==> flow/design.v <==
`timescale 1ns / 1ps
module convolution_stage2 (
          in1,
          in2,
          in3,
          in4,
          in5,
          in6,
          in7,
          in8,
          clk,
          rst,
          start,
          conv_out
  );
input [99:0] in1, in2, in3, in4, in5, in6, in7, in8;
input         clk, rst, start;
output reg [7:0] conv_out;
wire  [3:0]  in1_1, in1_2, in1_3, in1_4, in1_5, in1_6, in1_7, in1_8, in1_9, in1_10, in1_11, in1_12, in1_13;
wire [3:0]   in1_14, in1_15, in1_16, in1_17, in1_18, in1_19, in1_20, in1_21, in1_22, in1_23, in1_24, in1_25;
wire  [3:0]  in2_1, in2_2, in2_3, in2_4, in2_5, in2_6, in2_7, in2_8, in2_9, in2_10, in2_11, in2_12, in2_13;
wire [3:0]   in2_14, in2_15, in2_16, in2_17, in2_18, in2_19, in2_20, in2_21, in2_22, in2_23, in2_24, in2_25;
wire  [3:0]  in3_1, in3_2, in3_3, in3_4, in3_5, in3_6, in3_7, in3_8, in3_9, in3_10, in3_11, in3_12, in3_13;
wire [3:0]   in3_14, in3_15, in3_16, in3_17, in3_18, in3_19, in3_20, in3_21, in3_22, in3_23, in3_24, in3_25;
wire  [3:0]  in4_1, in4_2, in4_3, in4_4, in4_5, in4_6, in4_7, in4_8, in4_9, in4_10, in4_11, in4_12, in4_13;
wire [3:0]   in4_14, in4_15, in4_16, in4_17, in4_18, in4_19, in4_20, in4_21, in4_22, in4_23, in4_24, in4_25;
wire  [3:0]  in5_1, in5_2, in5_3, in5_4, in5_5, in5_6, in5_7, in5_8, in5_9, in5_10, in5_11, in5_12, in5_13;
wire [3:0]   in5_14, in5_15, in5_16, in5_17, in5_18, in5_19, in5_20, in5_21, in5_22, in5_23, in5_24, in5_25;
wire  [3:0]  in6_1, in6_2, in6_3, in6_4, in6_5, in6_6, in6_7, in6_8, in6_9, in6_10, in6_11, in6_12, in6_13;
wire [3:0]   in6_14, in6_15, in6_16, in6_17, in6_18, in6_19, in6_20, in6_21, in6_22, in6_23, in6_24, in6_25;
wire  [3:0]  in7_1, in7_2, in7_3, in7_4, in7_5, in7_6, in7_7, in7_8, in7_9, in7_10, in7_11, in7_12, in7_13;
wire [3:0]   in7_14, in7_15, in7_16, in7_17, in7_18, in7_19, in7_20, in7_21, in7_22, in7_23, in7_24, in7_25;
wire  [3:0]  in8_1, in8_2, in8_3, in8_4, in8_5, in8_6, in8_7, in8_8, in8_9, in8_10, in8_11, in8_12, in8_13;
wire [3:0]   in8_14, in8_15, in8_16, in8_17, in8_18, in8_19, in8_20, in8_21, in8_22, in8_23, in8_24, in8_25;
wire [8:0]   sum1, sum2, sum3, sum4;
wire  [7:0]  mul1_1, mul1_2, mul1_3, mul1_4, mul1_5, mul1_6, mul1_7, mul1_8, mul1_9, mul1_10, mul1_11, mul1_12, mul1_13;
wire [7:0]   mul1_14, mul1_15, mul1_16, mul1_17, mul1_18, mul1_19, mul1_20, mul1_21, mul1_22, mul1_23, mul1_24, mul1_25;
wire  [7:0]  mul2_1, mul2_2, mul2_3, mul2_4, mul2_5, mul2_6, mul2_7, mul2_8, mul2_9, mul2_10, mul2_11, mul2_12, mul2_13;
wire [7:0]   mul2_14, mul2_15, mul2_16, mul2_17, mul2_18, mul2_19, mul2_20, mul2_21, mul2_22, mul2_23, mul2_24, mul2_25;
wire  [7:0]  mul3_1, mul3_2, mul3_3, mul3_4, mul3_5, mul3_6, mul3_7, mul3_8, mul3_9, mul3_10, mul3_11, mul3_12, mul3_13;
wire [7:0]   mul3_14, mul3_15, mul3_16, mul3_17, mul3_18, mul3_19, mul3_20, mul3_21, mul3_22, mul3_23, mul3_24, mul3_25;
wire  [7:0]  mul4_1, mul4_2, mul4_3, mul4_4, mul4_5, mul4_6, mul4_7, mul4_8, mul4_9, mul4_10, mul4_11, mul4_12, mul4_13;
wire [7:0]   mul4_14, mul4_15, mul4_16, mul4_17, mul4_18, mul4_19, mul4_20, mul4_21, mul4_22, mul4_23, mul4_24, mul4_25;
wire [8:0]   temp_out;
always @ ( posedge clk ) begin
  if (rst) begin
  conv_out  <=  0;
  end
  else
    begin
      conv_out <= temp_out[7:0];
    end
end
assign in1_1 	= (start) ? in1[99:96]   	: 4'h0;
assign in1_2 	= (start) ? in1[95:92]   	: 4'h0;
assign in1_3 	= (start) ? in1[91:88]   	: 4'h0;
assign in1_4 	= (start) ? in1[87:84]   	: 4'h0;
assign in1_5 	= (start) ? in1[83:80]   	: 4'h0;
assign in1_6 	= (start) ? in1[79:76]   	: 4'h0;
assign in1_7 	= (start) ? in1[75:72]   	: 4'h0;
assign in1_8 	= (start) ? in1[71:68]   	: 4'h0;
assign in1_9 	= (start) ? in1[67:64]   	: 4'h0;
assign in1_10 	= (start) ? in1[63:60]  	: 4'h0;
assign in1_11 	= (start) ? in1[59:56]  	: 4'h0;
assign in1_12 	= (start) ? in1[55:52]  	: 4'h0;
assign in1_13 	= (start) ? in1[51:48]  	: 4'h0;
assign in1_14	= (start) ? in1[47:44]  	: 4'h0;
assign in1_15 	= (start) ? in1[43:40]  	: 4'h0;
assign in1_16 	= (start) ? in1[39:36]  	: 4'h0;
assign in1_17 	= (start) ? in1[35:32]  	: 4'h0;
assign in1_18 	= (start) ? in1[31:28]  	: 4'h0;
assign in1_19 	= (start) ? in1[27:24]  	: 4'h0;
assign in1_20 	= (start) ? in1[23:20]  	: 4'h0;
assign in1_21 	= (start) ? in1[19:16]  	: 4'h0;
assign in1_22 	= (start) ? in1[15:12]  	: 4'h0;
assign in1_23 	= (start) ? in1[11:8]   	: 4'h0;
assign in1_24 	= (start) ? in1[7:4]    	: 4'h0;
assign in1_25 	= (start) ? in1[3:0]   		: 4'h0;
assign in2_1 	= (start) ? in2[99:96]   	: 4'h0;
assign in2_2 	= (start) ? in2[95:92]   	: 4'h0;
assign in2_3 	= (start) ? in2[91:88]   	: 4'h0;
assign in2_4 	= (start) ? in2[87:84]   	: 4'h0;
assign in2_5 	= (start) ? in2[83:80]   	: 4'h0;
assign in2_6 	= (start) ? in2[79:76]   	: 4'h0;
assign in2_7 	= (start) ? in2[75:72]   	: 4'h0;
assign in2_8 	= (start) ? in2[71:68]   	: 4'h0;
assign in2_9 	= (start) ? in2[67:64]   	: 4'h0;
assign in2_10 	= (start) ? in2[63:60]  	: 4'h0;
assign in2_11 	= (start) ? in2[59:56]  	: 4'h0;
assign in2_12 	= (start) ? in2[55:52]  	: 4'h0;
assign in2_13 	= (start) ? in2[51:48]  	: 4'h0;
assign in2_14	= (start) ? in2[47:44]  	: 4'h0;
assign in2_15 	= (start) ? in2[43:40]  	: 4'h0;
assign in2_16 	= (start) ? in2[39:36]  	: 4'h0;
assign in2_17 	= (start) ? in2[35:32]  	: 4'h0;
assign in2_18 	= (start) ? in2[31:28]  	: 4'h0;
assign in2_19 	= (start) ? in2[27:24]  	: 4'h0;
assign in2_20 	= (start) ? in2[23:20]  	: 4'h0;
assign in2_21 	= (start) ? in2[19:16]  	: 4'h0;
assign in2_22 	= (start) ? in2[15:12]  	: 4'h0;
assign in2_23 	= (start) ? in2[11:8]   	: 4'h0;
assign in2_24 	= (start) ? in2[7:4]    	: 4'h0;
assign in2_25 	= (start) ? in2[3:0]   		: 4'h0;
assign in3_1 	= (start) ? in3[99:96]   	: 4'h0;
assign in3_2 	= (start) ? in3[95:92]   	: 4'h0;
assign in3_3 	= (start) ? in3[91:88]   	: 4'h0;
assign in3_4 	= (start) ? in3[87:84]   	: 4'h0;
assign in3_5 	= (start) ? in3[83:80]   	: 4'h0;
assign in3_6 	= (start) ? in3[79:76]   	: 4'h0;
assign in3_7 	= (start) ? in3[75:72]   	: 4'h0;
assign in3_8 	= (start) ? in3[71:68]   	: 4'h0;
assign in3_9 	= (start) ? in3[67:64]   	: 4'h0;
assign in3_10 	= (start) ? in3[63:60]  	: 4'h0;
assign in3_11 	= (start) ? in3[59:56]  	: 4'h0;
assign in3_12 	= (start) ? in3[55:52]  	: 4'h0;
assign in3_13 	= (start) ? in3[51:48]  	: 4'h0;
assign in3_14	= (start) ? in3[47:44]  	: 4'h0;
assign in3_15 	= (start) ? in3[43:40]  	: 4'h0;
assign in3_16 	= (start) ? in3[39:36]  	: 4'h0;
assign in3_17 	= (start) ? in3[35:32]  	: 4'h0;
assign in3_18 	= (start) ? in3[31:28]  	: 4'h0;
assign in3_19 	= (start) ? in3[27:24]  	: 4'h0;
assign in3_20 	= (start) ? in3[23:20]  	: 4'h0;
assign in3_21 	= (start) ? in3[19:16]  	: 4'h0;
assign in3_22 	= (start) ? in3[15:12]  	: 4'h0;
assign in3_23 	= (start) ? in3[11:8]   	: 4'h0;
assign in3_24 	= (start) ? in3[7:4]    	: 4'h0;
assign in3_25 	= (start) ? in3[3:0]   		: 4'h0;
assign in4_1 	= (start) ? in4[99:96]   	: 4'h0;
assign in4_2 	= (start) ? in4[95:92]   	: 4'h0;
assign in4_3 	= (start) ? in4[91:88]   	: 4'h0;
assign in4_4 	= (start) ? in4[87:84]   	: 4'h0;
assign in4_5 	= (start) ? in4[83:80]   	: 4'h0;
assign in4_6 	= (start) ? in4[79:76]   	: 4'h0;
assign in4_7 	= (start) ? in4[75:72]   	: 4'h0;
assign in4_8 	= (start) ? in4[71:68]   	: 4'h0;
assign in4_9 	= (start) ? in4[67:64]   	: 4'h0;
assign in4_10 	= (start) ? in4[63:60]  	: 4'h0;
assign in4_11 	= (start) ? in4[59:56]  	: 4'h0;
assign in4_12 	= (start) ? in4[55:52]  	: 4'h0;
assign in4_13 	= (start) ? in4[51:48]  	: 4'h0;
assign in4_14	= (start) ? in4[47:44]  	: 4'h0;
assign in4_15 	= (start) ? in4[43:40]  	: 4'h0;
assign in4_16 	= (start) ? in4[39:36]  	: 4'h0;
assign in4_17 	= (start) ? in4[35:32]  	: 4'h0;
assign in4_18 	= (start) ? in4[31:28]  	: 4'h0;
assign in4_19 	= (start) ? in4[27:24]  	: 4'h0;
assign in4_20 	= (start) ? in4[23:20]  	: 4'h0;
assign in4_21 	= (start) ? in4[19:16]  	: 4'h0;
assign in4_22 	= (start) ? in4[15:12]  	: 4'h0;
assign in4_23 	= (start) ? in4[11:8]   	: 4'h0;
assign in4_24 	= (start) ? in4[7:4]    	: 4'h0;
assign in4_25 	= (start) ? in4[3:0]   		: 4'h0;
assign in5_1 	= (start) ? in5[99:96]   	: 4'h0;
assign in5_2 	= (start) ? in5[95:92]   	: 4'h0;
assign in5_3 	= (start) ? in5[91:88]   	: 4'h0;
assign in5_4 	= (start) ? in5[87:84]   	: 4'h0;
assign in5_5 	= (start) ? in5[83:80]   	: 4'h0;
assign in5_6 	= (start) ? in5[79:76]   	: 4'h0;
assign in5_7 	= (start) ? in5[75:72]   	: 4'h0;
assign in5_8 	= (start) ? in5[71:68]   	: 4'h0;
assign in5_9 	= (start) ? in5[67:64]   	: 4'h0;
assign in5_10 	= (start) ? in5[63:60]  	: 4'h0;
assign in5_11 	= (start) ? in5[59:56]  	: 4'h0;
assign in5_12 	= (start) ? in5[55:52]  	: 4'h0;
assign in5_13 	= (start) ? in5[51:48]  	: 4'h0;
assign in5_14	= (start) ? in5[47:44]  	: 4'h0;
assign in5_15 	= (start) ? in5[43:40]  	: 4'h0;
assign in5_16 	= (start) ? in5[39:36]  	: 4'h0;
assign in5_17 	= (start) ? in5[35:32]  	: 4'h0;
assign in5_18 	= (start) ? in5[31:28]  	: 4'h0;
assign in5_19 	= (start) ? in5[27:24]  	: 4'h0;
assign in5_20 	= (start) ? in5[23:20]  	: 4'h0;
assign in5_21 	= (start) ? in5[19:16]  	: 4'h0;
assign in5_22 	= (start) ? in5[15:12]  	: 4'h0;
assign in5_23 	= (start) ? in5[11:8]   	: 4'h0;
assign in5_24 	= (start) ? in5[7:4]    	: 4'h0;
assign in5_25 	= (start) ? in5[3:0]   		: 4'h0;
assign in6_1 	= (start) ? in6[99:96]   	: 4'h0;
assign in6_2 	= (start) ? in6[95:92]   	: 4'h0;
assign in6_3 	= (start) ? in6[91:88]   	: 4'h0;
assign in6_4 	= (start) ? in6[87:84]   	: 4'h0;
assign in6_5 	= (start) ? in6[83:80]   	: 4'h0;
assign in6_6 	= (start) ? in6[79:76]   	: 4'h0;
assign in6_7 	= (start) ? in6[75:72]   	: 4'h0;
assign in6_8 	= (start) ? in6[71:68]   	: 4'h0;
assign in6_9 	= (start) ? in6[67:64]   	: 4'h0;
assign in6_10 	= (start) ? in6[63:60]  	: 4'h0;
assign in6_11 	= (start) ? in6[59:56]  	: 4'h0;
assign in6_12 	= (start) ? in6[55:52]  	: 4'h0;
assign in6_13 	= (start) ? in6[51:48]  	: 4'h0;
assign in6_14	= (start) ? in6[47:44]  	: 4'h0;
assign in6_15 	= (start) ? in6[43:40]  	: 4'h0;
assign in6_16 	= (start) ? in6[39:36]  	: 4'h0;
assign in6_17 	= (start) ? in6[35:32]  	: 4'h0;
assign in6_18 	= (start) ? in6[31:28]  	: 4'h0;
assign in6_19 	= (start) ? in6[27:24]  	: 4'h0;
assign in6_20 	= (start) ? in6[23:20]  	: 4'h0;
assign in6_21 	= (start) ? in6[19:16]  	: 4'h0;
assign in6_22 	= (start) ? in6[15:12]  	: 4'h0;
assign in6_23 	= (start) ? in6[11:8]   	: 4'h0;
assign in6_24 	= (start) ? in6[7:4]    	: 4'h0;
assign in6_25 	= (start) ? in6[3:0]   		: 4'h0;
assign in7_1 	= (start) ? in7[99:96]   	: 4'h0;
assign in7_2 	= (start) ? in7[95:92]   	: 4'h0;
assign in7_3 	= (start) ? in7[91:88]   	: 4'h0;
assign in7_4 	= (start) ? in7[87:84]   	: 4'h0;
assign in7_5 	= (start) ? in7[83:80]   	: 4'h0;
assign in7_6 	= (start) ? in7[79:76]   	: 4'h0;
assign in7_7 	= (start) ? in7[75:72]   	: 4'h0;
assign in7_8 	= (start) ? in7[71:68]   	: 4'h0;
assign in7_9 	= (start) ? in7[67:64]   	: 4'h0;
assign in7_10 	= (start) ? in7[63:60]  	: 4'h0;
assign in7_11 	= (start) ? in7[59:56]  	: 4'h0;
assign in7_12 	= (start) ? in7[55:52]  	: 4'h0;
assign in7_13 	= (start) ? in7[51:48]  	: 4'h0;
assign in7_14	= (start) ? in7[47:44]  	: 4'h0;
assign in7_15 	= (start) ? in7[43:40]  	: 4'h0;
assign in7_16 	= (start) ? in7[39:36]  	: 4'h0;
assign in7_17 	= (start) ? in7[35:32]  	: 4'h0;
assign in7_18 	= (start) ? in7[31:28]  	: 4'h0;
assign in7_19 	= (start) ? in7[27:24]  	: 4'h0;
assign in7_20 	= (start) ? in7[23:20]  	: 4'h0;
assign in7_21 	= (start) ? in7[19:16]  	: 4'h0;
assign in7_22 	= (start) ? in7[15:12]  	: 4'h0;
assign in7_23 	= (start) ? in7[11:8]   	: 4'h0;
assign in7_24 	= (start) ? in7[7:4]    	: 4'h0;
assign in7_25 	= (start) ? in7[3:0]   		: 4'h0;
assign in8_1 	= (start) ? in8[99:96]   	: 4'h0;
assign in8_2 	= (start) ? in8[95:92]   	: 4'h0;
assign in8_3 	= (start) ? in8[91:88]   	: 4'h0;
assign in8_4 	= (start) ? in8[87:84]   	: 4'h0;
assign in8_5 	= (start) ? in8[83:80]   	: 4'h0;
assign in8_6 	= (start) ? in8[79:76]   	: 4'h0;
assign in8_7 	= (start) ? in8[75:72]   	: 4'h0;
assign in8_8 	= (start) ? in8[71:68]   	: 4'h0;
assign in8_9 	= (start) ? in8[67:64]   	: 4'h0;
assign in8_10 	= (start) ? in8[63:60]  	: 4'h0;
assign in8_11 	= (start) ? in8[59:56]  	: 4'h0;
assign in8_12 	= (start) ? in8[55:52]  	: 4'h0;
assign in8_13 	= (start) ? in8[51:48]  	: 4'h0;
assign in8_14	= (start) ? in8[47:44]  	: 4'h0;
assign in8_15 	= (start) ? in8[43:40]  	: 4'h0;
assign in8_16 	= (start) ? in8[39:36]  	: 4'h0;
assign in8_17 	= (start) ? in8[35:32]  	: 4'h0;
assign in8_18 	= (start) ? in8[31:28]  	: 4'h0;
assign in8_19 	= (start) ? in8[27:24]  	: 4'h0;
assign in8_20 	= (start) ? in8[23:20]  	: 4'h0;
assign in8_21 	= (start) ? in8[19:16]  	: 4'h0;
assign in8_22 	= (start) ? in8[15:12]  	: 4'h0;
assign in8_23 	= (start) ? in8[11:8]   	: 4'h0;
assign in8_24 	= (start) ? in8[7:4]    	: 4'h0;
assign in8_25 	= (start) ? in8[3:0]   		: 4'h0;
assign mul1_1 = (start) ? (in1_1 * in5_1) : 8'h00;
assign mul1_2 = (start) ? (in1_2 * in5_2) : 8'h00;
assign mul1_3 = (start) ? (in1_3 * in5_3) : 8'h00;
assign mul1_4 = (start) ? (in1_4 * in5_4) : 8'h00;
assign mul1_5 = (start) ? (in1_5 * in5_5) : 8'h00;
assign mul1_6 = (start) ? (in1_6 * in5_6) : 8'h00;
assign mul1_7 = (start) ? (in1_7 * in5_7) : 8'h00;
assign mul1_8 = (start) ? (in1_8 * in5_8) : 8'h00;
assign mul1_9 = (start) ? (in1_9 * in5_9) : 8'h00;
assign mul1_10 = (start) ? (in1_10 * in5_10) : 8'h00;
assign mul1_11 = (start) ? (in1_11 * in5_11) : 8'h00;
assign mul1_12 = (start) ? (in1_12 * in5_12) : 8'h00;
assign mul1_13 = (start) ? (in1_13 * in5_13) : 8'h00;
assign mul1_14 = (start) ? (in1_14 * in5_14) : 8'h00;
assign mul1_15 = (start) ? (in1_15 * in5_15) : 8'h00;
assign mul1_16 = (start) ? (in1_16 * in5_16) : 8'h00;
assign mul1_17 = (start) ? (in1_17 * in5_17) : 8'h00;
assign mul1_18 = (start) ? (in1_18 * in5_18) : 8'h00;
assign mul1_19 = (start) ? (in1_19 * in5_19) : 8'h00;
assign mul1_20 = (start) ? (in1_20 * in5_20) : 8'h00;
assign mul1_21 = (start) ? (in1_21 * in5_21) : 8'h00;
assign mul1_22 = (start) ? (in1_22 * in5_22) : 8'h00;
assign mul1_23 = (start) ? (in1_23 * in5_23) : 8'h00;
assign mul1_24 = (start) ? (in1_24 * in5_24) : 8'h00;
assign mul1_25 = (start) ? (in1_25 * in5_25) : 8'h00;
assign mul2_1 = (start) ? (in2_1 * in6_1) : 8'h00;
assign mul2_2 = (start) ? (in2_2 * in6_2) : 8'h00;
assign mul2_3 = (start) ? (in2_3 * in6_3) : 8'h00;
assign mul2_4 = (start) ? (in2_4 * in6_4) : 8'h00;
assign mul2_5 = (start) ? (in2_5 * in6_5) : 8'h00;
assign mul2_6 = (start) ? (in2_6 * in6_6) : 8'h00;
assign mul2_7 = (start) ? (in2_7 * in6_7) : 8'h00;
assign mul2_8 = (start) ? (in2_8 * in6_8) : 8'h00;
assign mul2_9 = (start) ? (in2_9 * in6_9) : 8'h00;
assign mul2_10 = (start) ? (in2_10 * in6_10) : 8'h00;
assign mul2_11 = (start) ? (in2_11 * in6_11) : 8'h00;
assign mul2_12 = (start) ? (in2_12 * in6_12) : 8'h00;
assign mul2_13 = (start) ? (in2_13 * in6_13) : 8'h00;
assign mul2_14 = (start) ? (in2_14 * in6_14) : 8'h00;
assign mul2_15 = (start) ? (in2_15 * in6_15) : 8'h00;
assign mul2_16 = (start) ? (in2_16 * in6_16) : 8'h00;
assign mul2_17 = (start) ? (in2_17 * in6_17) : 8'h00;
assign mul2_18 = (start) ? (in2_18 * in6_18) : 8'h00;
assign mul2_19 = (start) ? (in2_19 * in6_19) : 8'h00;
assign mul2_20 = (start) ? (in2_20 * in6_20) : 8'h00;
assign mul2_21 = (start) ? (in2_21 * in6_21) : 8'h00;
assign mul2_22 = (start) ? (in2_22 * in6_22) : 8'h00;
assign mul2_23 = (start) ? (in2_23 * in6_23) : 8'h00;
assign mul2_24 = (start) ? (in2_24 * in6_24) : 8'h00;
assign mul2_25 = (start) ? (in2_25 * in6_25) : 8'h00;
assign mul3_1 = (start) ? (in3_1 * in7_1) : 8'h00;
assign mul3_2 = (start) ? (in3_2 * in7_2) : 8'h00;
assign mul3_3 = (start) ? (in3_3 * in7_3) : 8'h00;
assign mul3_4 = (start) ? (in3_4 * in7_4) : 8'h00;
assign mul3_5 = (start) ? (in3_5 * in7_5) : 8'h00;
assign mul3_6 = (start) ? (in3_6 * in7_6) : 8'h00;
assign mul3_7 = (start) ? (in3_7 * in7_7) : 8'h00;
assign mul3_8 = (start) ? (in3_8 * in7_8) : 8'h00;
assign mul3_9 = (start) ? (in3_9 * in7_9) : 8'h00;
assign mul3_10 = (start) ? (in3_10 * in7_10) : 8'h00;
assign mul3_11 = (start) ? (in3_11 * in7_11) : 8'h00;
assign mul3_12 = (start) ? (in3_12 * in7_12) : 8'h00;
assign mul3_13 = (start) ? (in3_13 * in7_13) : 8'h00;
assign mul3_14 = (start) ? (in3_14 * in7_14) : 8'h00;
assign mul3_15 = (start) ? (in3_15 * in7_15) : 8'h00;
assign mul3_16 = (start) ? (in3_16 * in7_16) : 8'h00;
assign mul3_17 = (start) ? (in3_17 * in7_17) : 8'h00;
assign mul3_18 = (start) ? (in3_18 * in7_18) : 8'h00;
assign mul3_19 = (start) ? (in3_19 * in7_19) : 8'h00;
assign mul3_20 = (start) ? (in3_20 * in7_20) : 8'h00;
assign mul3_21 = (start) ? (in3_21 * in7_21) : 8'h00;
assign mul3_22 = (start) ? (in3_22 * in7_22) : 8'h00;
assign mul3_23 = (start) ? (in3_23 * in7_23) : 8'h00;
assign mul3_24 = (start) ? (in3_24 * in7_24) : 8'h00;
assign mul3_25 = (start) ? (in3_25 * in7_25) : 8'h00;
assign mul4_1 = (start) ? (in4_1 * in8_1) : 8'h00;
assign mul4_2 = (start) ? (in4_2 * in8_2) : 8'h00;
assign mul4_3 = (start) ? (in4_3 * in8_3) : 8'h00;
assign mul4_4 = (start) ? (in4_4 * in8_4) : 8'h00;
assign mul4_5 = (start) ? (in4_5 * in8_5) : 8'h00;
assign mul4_6 = (start) ? (in4_6 * in8_6) : 8'h00;
assign mul4_7 = (start) ? (in4_7 * in8_7) : 8'h00;
assign mul4_8 = (start) ? (in4_8 * in8_8) : 8'h00;
assign mul4_9 = (start) ? (in4_9 * in8_9) : 8'h00;
assign mul4_10 = (start) ? (in4_10 * in8_10) : 8'h00;
assign mul4_11 = (start) ? (in4_11 * in8_11) : 8'h00;
assign mul4_12 = (start) ? (in4_12 * in8_12) : 8'h00;
assign mul4_13 = (start) ? (in4_13 * in8_13) : 8'h00;
assign mul4_14 = (start) ? (in4_14 * in8_14) : 8'h00;
assign mul4_15 = (start) ? (in4_15 * in8_15) : 8'h00;
assign mul4_16 = (start) ? (in4_16 * in8_16) : 8'h00;
assign mul4_17 = (start) ? (in4_17 * in8_17) : 8'h00;
assign mul4_18 = (start) ? (in4_18 * in8_18) : 8'h00;
assign mul4_19 = (start) ? (in4_19 * in8_19) : 8'h00;
assign mul4_20 = (start) ? (in4_20 * in8_20) : 8'h00;
assign mul4_21 = (start) ? (in4_21 * in8_21) : 8'h00;
assign mul4_22 = (start) ? (in4_22 * in8_22) : 8'h00;
assign mul4_23 = (start) ? (in4_23 * in8_23) : 8'h00;
assign mul4_24 = (start) ? (in4_24 * in8_24) : 8'h00;
assign mul4_25 = (start) ? (in4_25 * in8_25) : 8'h00;
assign sum1 = mul1_1 + mul1_2 + mul1_3 + mul1_4 + mul1_5 + mul1_6 + mul1_7 + mul1_8 + mul1_9 + mul1_10 + mul1_11 + mul1_12 + mul1_13 + mul1_14 +
              mul1_15 + mul1_16 + mul1_17 + mul1_18 + mul1_19 + mul1_20 + mul1_21 + mul1_22 + mul1_23 + mul1_24 + mul1_25;
assign sum2 = mul2_1 + mul2_2 + mul2_3 + mul2_4 + mul2_5 + mul2_6 + mul2_7 + mul2_8 + mul2_9 + mul2_10 + mul2_11 + mul2_12 + mul2_13 + mul2_14 +
              mul2_15 + mul2_16 + mul2_17 + mul2_18 + mul2_19 + mul2_20 + mul2_21 + mul2_22 + mul2_23 + mul2_24 + mul2_25;
assign sum3 = mul3_1 + mul3_2 + mul3_3 + mul3_4 + mul3_5 + mul3_6 + mul3_7 + mul3_8 + mul3_9 + mul3_10 + mul3_11 + mul3_12 + mul3_13 + mul3_14 +
              mul3_15 + mul3_16 + mul3_17 + mul3_18 + mul3_19 + mul3_20 + mul3_21 + mul3_22 + mul3_23 + mul3_24 + mul3_25;
assign sum4 = mul4_1 + mul4_2 + mul4_3 + mul4_4 + mul4_5 + mul4_6 + mul4_7 + mul4_8 + mul4_9 + mul4_10 + mul4_11 + mul4_12 + mul4_13 + mul4_14 +
              mul4_15 + mul4_16 + mul4_17 + mul4_18 + mul4_19 + mul4_20 + mul4_21 + mul4_22 + mul4_23 + mul4_24 + mul4_25;
assign temp_out = sum1  + sum2 + sum3  + sum4;
endmodule  
Subject: tool reports on convolution_stage2

Hi,

=== From RTL to reports: convolution_stage2 ===
Module convolution_stage2 before and after one edit of its RTL, step after step.
Lines under "before" count in the file above, lines under "after" in the edited file.
"change": "after" minus "before" as printed here.
Operators: Yosys type, input widths -> output width; for muxes data width and select width s.
Cell names lack the library's common part.
The mark n/a stands for no value.

* Top module: convolution_stage2
* Clock port: clk
* Library: sky130hd
* Timing corner: tt_025C_1v80

=== The edit ===
Unified diff, file above to edited file.
This change comes from a script, not from a designer; no optimisation was intended.

<pre>
@@ -231,5 +231,5 @@
 assign in8_3 	= (start) ? in8[91:88]   	: 4'h0;
 assign in8_4 	= (start) ? in8[87:84]   	: 4'h0;
-assign in8_5 	= (start) ? in8[83:80]   	: 4'h0;
+assign in8_5 	= in8[83:80];
 assign in8_6 	= (start) ? in8[79:76]   	: 4'h0;
 assign in8_7 	= (start) ? in8[75:72]   	: 4'h0;
</pre>

=== After elaboration ===
Counts by Yosys on the flattened word-level netlist (proc, flatten, opt, wreduce; memories kept). Register bits leave out memories and registers merged into their read ports (data or address); mux counts leave out enables and synchronous resets folded into registers. Print and check cells are left out. Cells with the same type and inputs are merged into one.

{| class="wikitable"
|+ Storage and ports
! what !! before !! after !! change
|-
| register bits || 8 || 8 || 0
|-
| input port bits || 803 || 803 || 0
|-
| output and inout bits || 8 || 8 || 0
|}

{| class="wikitable"
|+ Operators by class
! what !! before !! after !! change
|-
| $add $sub $neg || 99 || 99 || 0
|-
| $mul || 100 || 100 || 0
|-
| mux-type cells || 300 || 299 || -1
|}

{| class="wikitable"
|+ Operator list
! operator !! before !! after !! change
|-
| $mux 4 || 200 || 199 || -1
|}

Operator kinds equal on both sides are left out: 3.

=== Depth ===
Depth = most cells in a row (Yosys ltp): at word level without a register or memory, in the mapped netlist without a sequential cell, where the memories' decode and read muxes count.

{| class="wikitable"
|+ Depth
! what !! before !! after !! change
|-
| depth after elaboration || 30 || 30 || 0
|-
| ABC_AREA || 0 || 0 || n/a
|-
| gate-level depth with buffers || 44 || 43 || -1
|-
| gate-level depth less buffers || 41 || 40 || -1
|}

=== Netlist ===
The flow's flattened synthesis, as Yosys stat reports it; memories are mapped. The netlist is that of the ABC_AREA named above (0 if unset); the other value can give another one.

{| class="wikitable"
|+ Cell types
! cell type !! before !! after !! change
|-
| nor2_1 || 202 || 34 || -168
|-
| and2_1 || 89 || 213 || +124
|-
| xnor2_1 || 386 || 479 || +93
|-
| xor2_1 || 154 || 76 || -78
|-
| nor2b_1 || 10 || 38 || +28
|-
| a21oi_1 || 286 || 268 || -18
|-
| inv_1 || 1,245 || 1,229 || -16
|-
| nand2_1 || 351 || 365 || +14
|-
| o21bai_1 || 55 || 42 || -13
|-
| a21oi_2 || 2 || 15 || +13
|-
| o21ai_0 || 66 || 76 || +10
|-
| a21o_1 || 184 || 193 || +9
|-
| o21ai_1 || 2 || 11 || +9
|-
| xnor3_1 || 17 || 9 || -8
|-
| a211oi_1 || 21 || 27 || +6
|-
| nor3_1 || 5 || 0 || -5
|-
| xnor2_2 || 0 || 4 || +4
|-
| nand2b_1 || 28 || 25 || -3
|}

Cell types equal on both sides are left out: 4.
Not every row of either side is listed.

{| class="wikitable"
|+ Synthesis totals
! what !! before !! after !! change
|-
| mapped cells || 7,243 || 7,240 || -3
|-
| chip area (Yosys) (mm^2) || 0.0628215 || 0.0632356 || +0.0004141
|-
| sequential part of the area (mm^2) || 0.0001602 || 0.0001602 || 0.0000000
|-
| flip-flop cells || 8 || 8 || 0
|-
| buffer cells || 244 || 244 || 0
|}

=== Timing after synthesis ===
Path of least setup slack by OpenSTA after synthesis, without wires, with an ideal clock, recovery checks aside; 20% of the period is set as input and as output delay. Where synthesis merged equal registers, the netlist keeps one of their names.

{| class="wikitable"
|+ Timing post-synthesis
! what !! before !! after !! change
|-
| path kind || input to register || input to register || n/a
|-
| start || in start || in start || n/a
|-
| end || reg conv_out[7] || reg conv_out[7] || n/a
|-
| clock period (ns) || 14.0 || 14.0 || 0.0
|-
| input delay (ns) || 2.800 || 2.800 || 0.000
|-
| setup time (ns) || 0.070 || 0.066 || -0.004
|-
| arrival time (ns) || 13.247 || 12.912 || -0.335
|-
| data required time (ns) || 13.930 || 13.934 || +0.004
|-
| path slack (ns) || 0.683 || 1.022 || +0.339
|-
| path delay (ns) || 10.517 || 10.178 || -0.339
|-
| driving pins on the path || 41 || 40 || -1
|-
| buffers on the path || 4 || 3 || -1
|-
| synthesis period reached (ns) || 13.317 || 12.978 || -0.339
|}

"path delay" is the arrival time less input delay plus setup time.
"driving pins on the path": output pins that drive a net of the path, with the launching flip-flop's if there is one; two outputs of one cell count as two.
"synthesis period reached" = period - worst setup slack (recovery checks aside). The figure is calculated, with input and output delays left at 20% of the set period.
The rows between start and end are the longest chain of elaborated cells between them; the timing report does not say that the signal goes this way. Where chains are equally long, one stands for them.
Each line given opens the expression or statement behind the cell; cells for indexed reads and writes are added by Yosys, which also makes memories of some case tables.

Between the ends, post-synthesis, before:
* Path through: clkbuf_1 clkbuf_1 clkbuf_1 clkbuf_1 nand3_1 fa_1 fa_1 inv_1 fa_1 a21o_1 a21oi_1 xor2_1 nor2_1 fa_1 inv_1 fa_1 inv_1 fa_1 [5 not listed] inv_1 fa_1 inv_1 fa_1 fa_1 fa_1 inv_1 fa_1 xnor2_1 xnor2_1 xnor2_1 xnor2_1 xnor2_1 xnor2_1 xnor2_1 and3_2 a211o_1 a21oi_1
* Cells in the longest elaborated chain: 30
* Elaborated cells between the ends (all ways): 499
* Those cells by class: 99 x add/sub; 100 x mul; 300 x mux

{| class="wikitable"
|+ RTL lines, path post-synthesis, before
! what !! line !! source
|-
| from (decl) || 17 || <nowiki>input         clk, rst, start;</nowiki>
|-
| $mux 4 || 54 || <nowiki>assign in1_1 = (start) ? in1[99:96] : 4'h0;</nowiki>
|-
| $mul 4x4->8 || 254 || <nowiki>assign mul1_1 = (start) ? (in1_1 * in5_1) : 8'h00;</nowiki>
|-
| $mux 8 || 254 ||
|-
| $add 8x8->8 x24 || 354 || <nowiki>assign sum1 = mul1_1 + mul1_2 + mul1_3 + mul1_4 + mul1_5 + mul1_6 + mul1_7 + mul1_8 + mul1_9 + mul1_10 + mul1_ ...</nowiki>
|-
| $add 8x8->8 x3 || 362 || <nowiki>assign temp_out = sum1  + sum2 + sum3  + sum4;</nowiki>
|-
| to (assign) || 47 || <nowiki>conv_out  <=  0;</nowiki>
|-
| to (assign) || 51 || <nowiki>conv_out <= temp_out[7:0];</nowiki>
|-
| to (decl) || 18 || <nowiki>output reg [7:0] conv_out;</nowiki>
|}

Between the ends, post-synthesis, after:
* Path through: clkbuf_1 clkbuf_1 clkbuf_1 nand3_1 fa_1 fa_1 inv_1 fa_1 a21o_1 a21oi_1 xnor2_1 and2_1 fa_1 inv_1 fa_1 inv_1 fa_1 inv_1 [4 not listed] inv_1 fa_1 inv_1 fa_1 fa_1 fa_1 inv_1 fa_1 xnor2_1 xnor2_1 xnor2_1 xnor2_1 xnor2_1 xnor2_1 xnor2_1 xnor2_1 nand3_1 a21oi_2
* Cells in the longest elaborated chain: 30
* Elaborated cells between the ends (all ways): 498
* Those cells by class: 99 x add/sub; 100 x mul; 299 x mux

{| class="wikitable"
|+ RTL lines, path post-synthesis, after
! what !! line !! source
|-
| from (decl) || 17 || <nowiki>input         clk, rst, start;</nowiki>
|-
| $mux 4 || 54 || <nowiki>assign in1_1 = (start) ? in1[99:96] : 4'h0;</nowiki>
|-
| $mul 4x4->8 || 254 || <nowiki>assign mul1_1 = (start) ? (in1_1 * in5_1) : 8'h00;</nowiki>
|-
| $mux 8 || 254 ||
|-
| $add 8x8->8 x24 || 354 || <nowiki>assign sum1 = mul1_1 + mul1_2 + mul1_3 + mul1_4 + mul1_5 + mul1_6 + mul1_7 + mul1_8 + mul1_9 + mul1_10 + mul1_ ...</nowiki>
|-
| $add 8x8->8 x3 || 362 || <nowiki>assign temp_out = sum1  + sum2 + sum3  + sum4;</nowiki>
|-
| to (assign) || 47 || <nowiki>conv_out  <=  0;</nowiki>
|-
| to (assign) || 51 || <nowiki>conv_out <= temp_out[7:0];</nowiki>
|-
| to (decl) || 18 || <nowiki>output reg [7:0] conv_out;</nowiki>
|}

=== Path in the finished layout ===
Path of least setup slack in the final report of the runs of pair A (OpenROAD, finished layout, wires in). Where an end is a register, its clock arrival counts in the times.

{| class="wikitable"
|+ Timing after layout
! what !! before !! after !! change
|-
| path kind || input to register || input to register || n/a
|-
| start || in start || in in7[49] || n/a
|-
| end || reg conv_out[7] || reg conv_out[7] || n/a
|-
| clock period (ns) || 13.5 || 13.5 || 0.0
|-
| input delay (ns) || 2.70 || 2.70 || 0.00
|-
| setup time (ns) || 0.07 || 0.07 || 0.00
|-
| arrival time (ns) || 13.29 || 13.19 || -0.10
|-
| data required time (ns) || 13.68 || 13.67 || -0.01
|-
| path slack (ns) || 0.39 || 0.48 || +0.09
|-
| driving pins on the path || 38 || 36 || -2
|-
| buffers on the path || 3 || 2 || -1
|}

The rows between start and end are the longest chain of elaborated cells between them; the timing report does not say that the signal goes this way. Where chains are equally long, one stands for them.

Between the ends, after layout, before:
* Path through: buf_16 buf_12 buf_12 nand3_1 fa_1 fa_1 inv_1 fa_1 a21o_1 a21oi_1 xor2_1 nor2_1 fa_1 inv_1 fa_1 fa_1 fa_1 inv_1 [2 not listed] fa_1 inv_1 fa_1 fa_1 fa_1 fa_1 inv_1 fa_1 xnor2_1 xnor2_1 xnor2_1 xnor2_1 xnor2_1 xnor2_1 xnor2_1 and3_2 a211o_1 a21oi_1
* Cells in the longest elaborated chain: 30
* Elaborated cells between the ends (all ways): 499
* Those cells by class: 99 x add/sub; 100 x mul; 300 x mux

{| class="wikitable"
|+ RTL lines, path after layout, before
! what !! line !! source
|-
| from (decl) || 17 || <nowiki>input         clk, rst, start;</nowiki>
|-
| $mux 4 || 54 || <nowiki>assign in1_1 = (start) ? in1[99:96] : 4'h0;</nowiki>
|-
| $mul 4x4->8 || 254 || <nowiki>assign mul1_1 = (start) ? (in1_1 * in5_1) : 8'h00;</nowiki>
|-
| $mux 8 || 254 ||
|-
| $add 8x8->8 x24 || 354 || <nowiki>assign sum1 = mul1_1 + mul1_2 + mul1_3 + mul1_4 + mul1_5 + mul1_6 + mul1_7 + mul1_8 + mul1_9 + mul1_10 + mul1_ ...</nowiki>
|-
| $add 8x8->8 x3 || 362 || <nowiki>assign temp_out = sum1  + sum2 + sum3  + sum4;</nowiki>
|-
| to (assign) || 47 || <nowiki>conv_out  <=  0;</nowiki>
|-
| to (assign) || 51 || <nowiki>conv_out <= temp_out[7:0];</nowiki>
|-
| to (decl) || 18 || <nowiki>output reg [7:0] conv_out;</nowiki>
|}

Between the ends, after layout, after:
* Path through: clkdlybuf4s50_1 and3_1 fa_1 fa_1 ha_1 a21o_1 a21oi_1 xnor2_1 and2_1 fa_1 fa_1 buf_4 inv_1 fa_1 fa_1 inv_1 fa_1 inv_1 fa_1 inv_1 fa_1 fa_2 fa_1 fa_1 inv_1 fa_1 xnor2_1 xnor2_1 xnor2_1 xnor2_1 xnor2_1 xnor2_1 xnor2_1 xnor2_1 nand3_1 a21oi_2
* Cells in the longest elaborated chain: 18
* Elaborated cells between the ends (all ways): 18
* Those cells by class: 15 x add/sub; 1 x mul; 2 x mux

{| class="wikitable"
|+ RTL lines, path after layout, after
! what !! line !! source
|-
| from (decl) || 16 || <nowiki>input [99:0] in1, in2, in3, in4, in5, in6, in7, in8;</nowiki>
|-
| $mux 4 || 216 || <nowiki>assign in7_13 = (start) ? in7[51:48] : 4'h0;</nowiki>
|-
| $mul 4x4->8 || 316 || <nowiki>assign mul3_13 = (start) ? (in3_13 * in7_13) : 8'h00;</nowiki>
|-
| $mux 8 || 316 ||
|-
| $add 8x8->8 x13 || 358 || <nowiki>assign sum3 = mul3_1 + mul3_2 + mul3_3 + mul3_4 + mul3_5 + mul3_6 + mul3_7 + mul3_8 + mul3_9 + mul3_10 + mul3_ ...</nowiki>
|-
| $add 8x8->8 x2 || 362 || <nowiki>assign temp_out = sum1  + sum2 + sum3  + sum4;</nowiki>
|-
| to (assign) || 47 || <nowiki>conv_out  <=  0;</nowiki>
|-
| to (assign) || 51 || <nowiki>conv_out <= temp_out[7:0];</nowiki>
|-
| to (decl) || 18 || <nowiki>output reg [7:0] conv_out;</nowiki>
|}

=== Measured runs ===
Both versions went through the flow (Yosys, OpenROAD) with the same settings in each pair. Constraints: input delay and output delay 20% of the set period each, output load 0.01 pF.

Flow settings, pair A:
* period_ns: 13.5
* CAP_MARGIN: 20
* CORE_MARGIN: 2
* CORE_UTILIZATION: 40
* SLEW_MARGIN: 20

{| class="wikitable"
|+ Final reports, pair A
! what !! before !! after !! change
|-
| cell area after synthesis (mm^2) || 0.0628215 || 0.0632356 || +0.0004141
|-
| total die area (mm^2) || 0.16024 || 0.161287 || +0.001047
|-
| post-route utilization || 0.479 || 0.478 || -0.001
|-
| setup slack of the worst path (ns) || 0.391 || 0.484 || +0.093
|-
| post-route worst hold slack (ns) || 3.241 || 3.238 || -0.003
|-
| clock period reached (ns) || 13.109 || 13.016 || -0.093
|}

Flow settings, pair B:
* ABC_AREA: 1
* CELL_PAD_IN_SITES_DETAIL_PLACEMENT: 1
* CORE_ASPECT_RATIO: 1.17
* CORE_MARGIN: 4
* CORE_UTILIZATION: 52
* CTS_CLUSTER_SIZE: 86
* HOLD_SLACK_MARGIN: 0.07
* MAX_ROUTING_LAYER: met4
* PLACE_DENSITY_LB_ADDON: 0.07
* SETUP_SLACK_MARGIN: 0.13
* SLEW_MARGIN: 20
* TNS_END_PERCENT: 90
* period_ns: 22.0
* CAP_MARGIN: 20

{| class="wikitable"
|+ Final reports, pair B
! what !! before !! after !! change
|-
| cell area after synthesis (mm^2) || 0.0665576 || 0.0668416 || +0.0002840
|-
| total die area (mm^2) || 0.133801 || 0.13436 || +0.000559
|-
| post-route utilization || 0.604 || 0.6 || -0.004
|-
| setup slack of the worst path (ns) || 4.932 || 5.665 || +0.733
|-
| post-route worst hold slack (ns) || 4.992 || 5.011 || +0.019
|-
| clock period reached (ns) || 17.068 || 16.335 || -0.733
|}

"clock period reached": clock period set for the run, less the worst setup slack. It is reckoned from that one timing run; input and output delays stay at 20% of the period that was set.

Regards
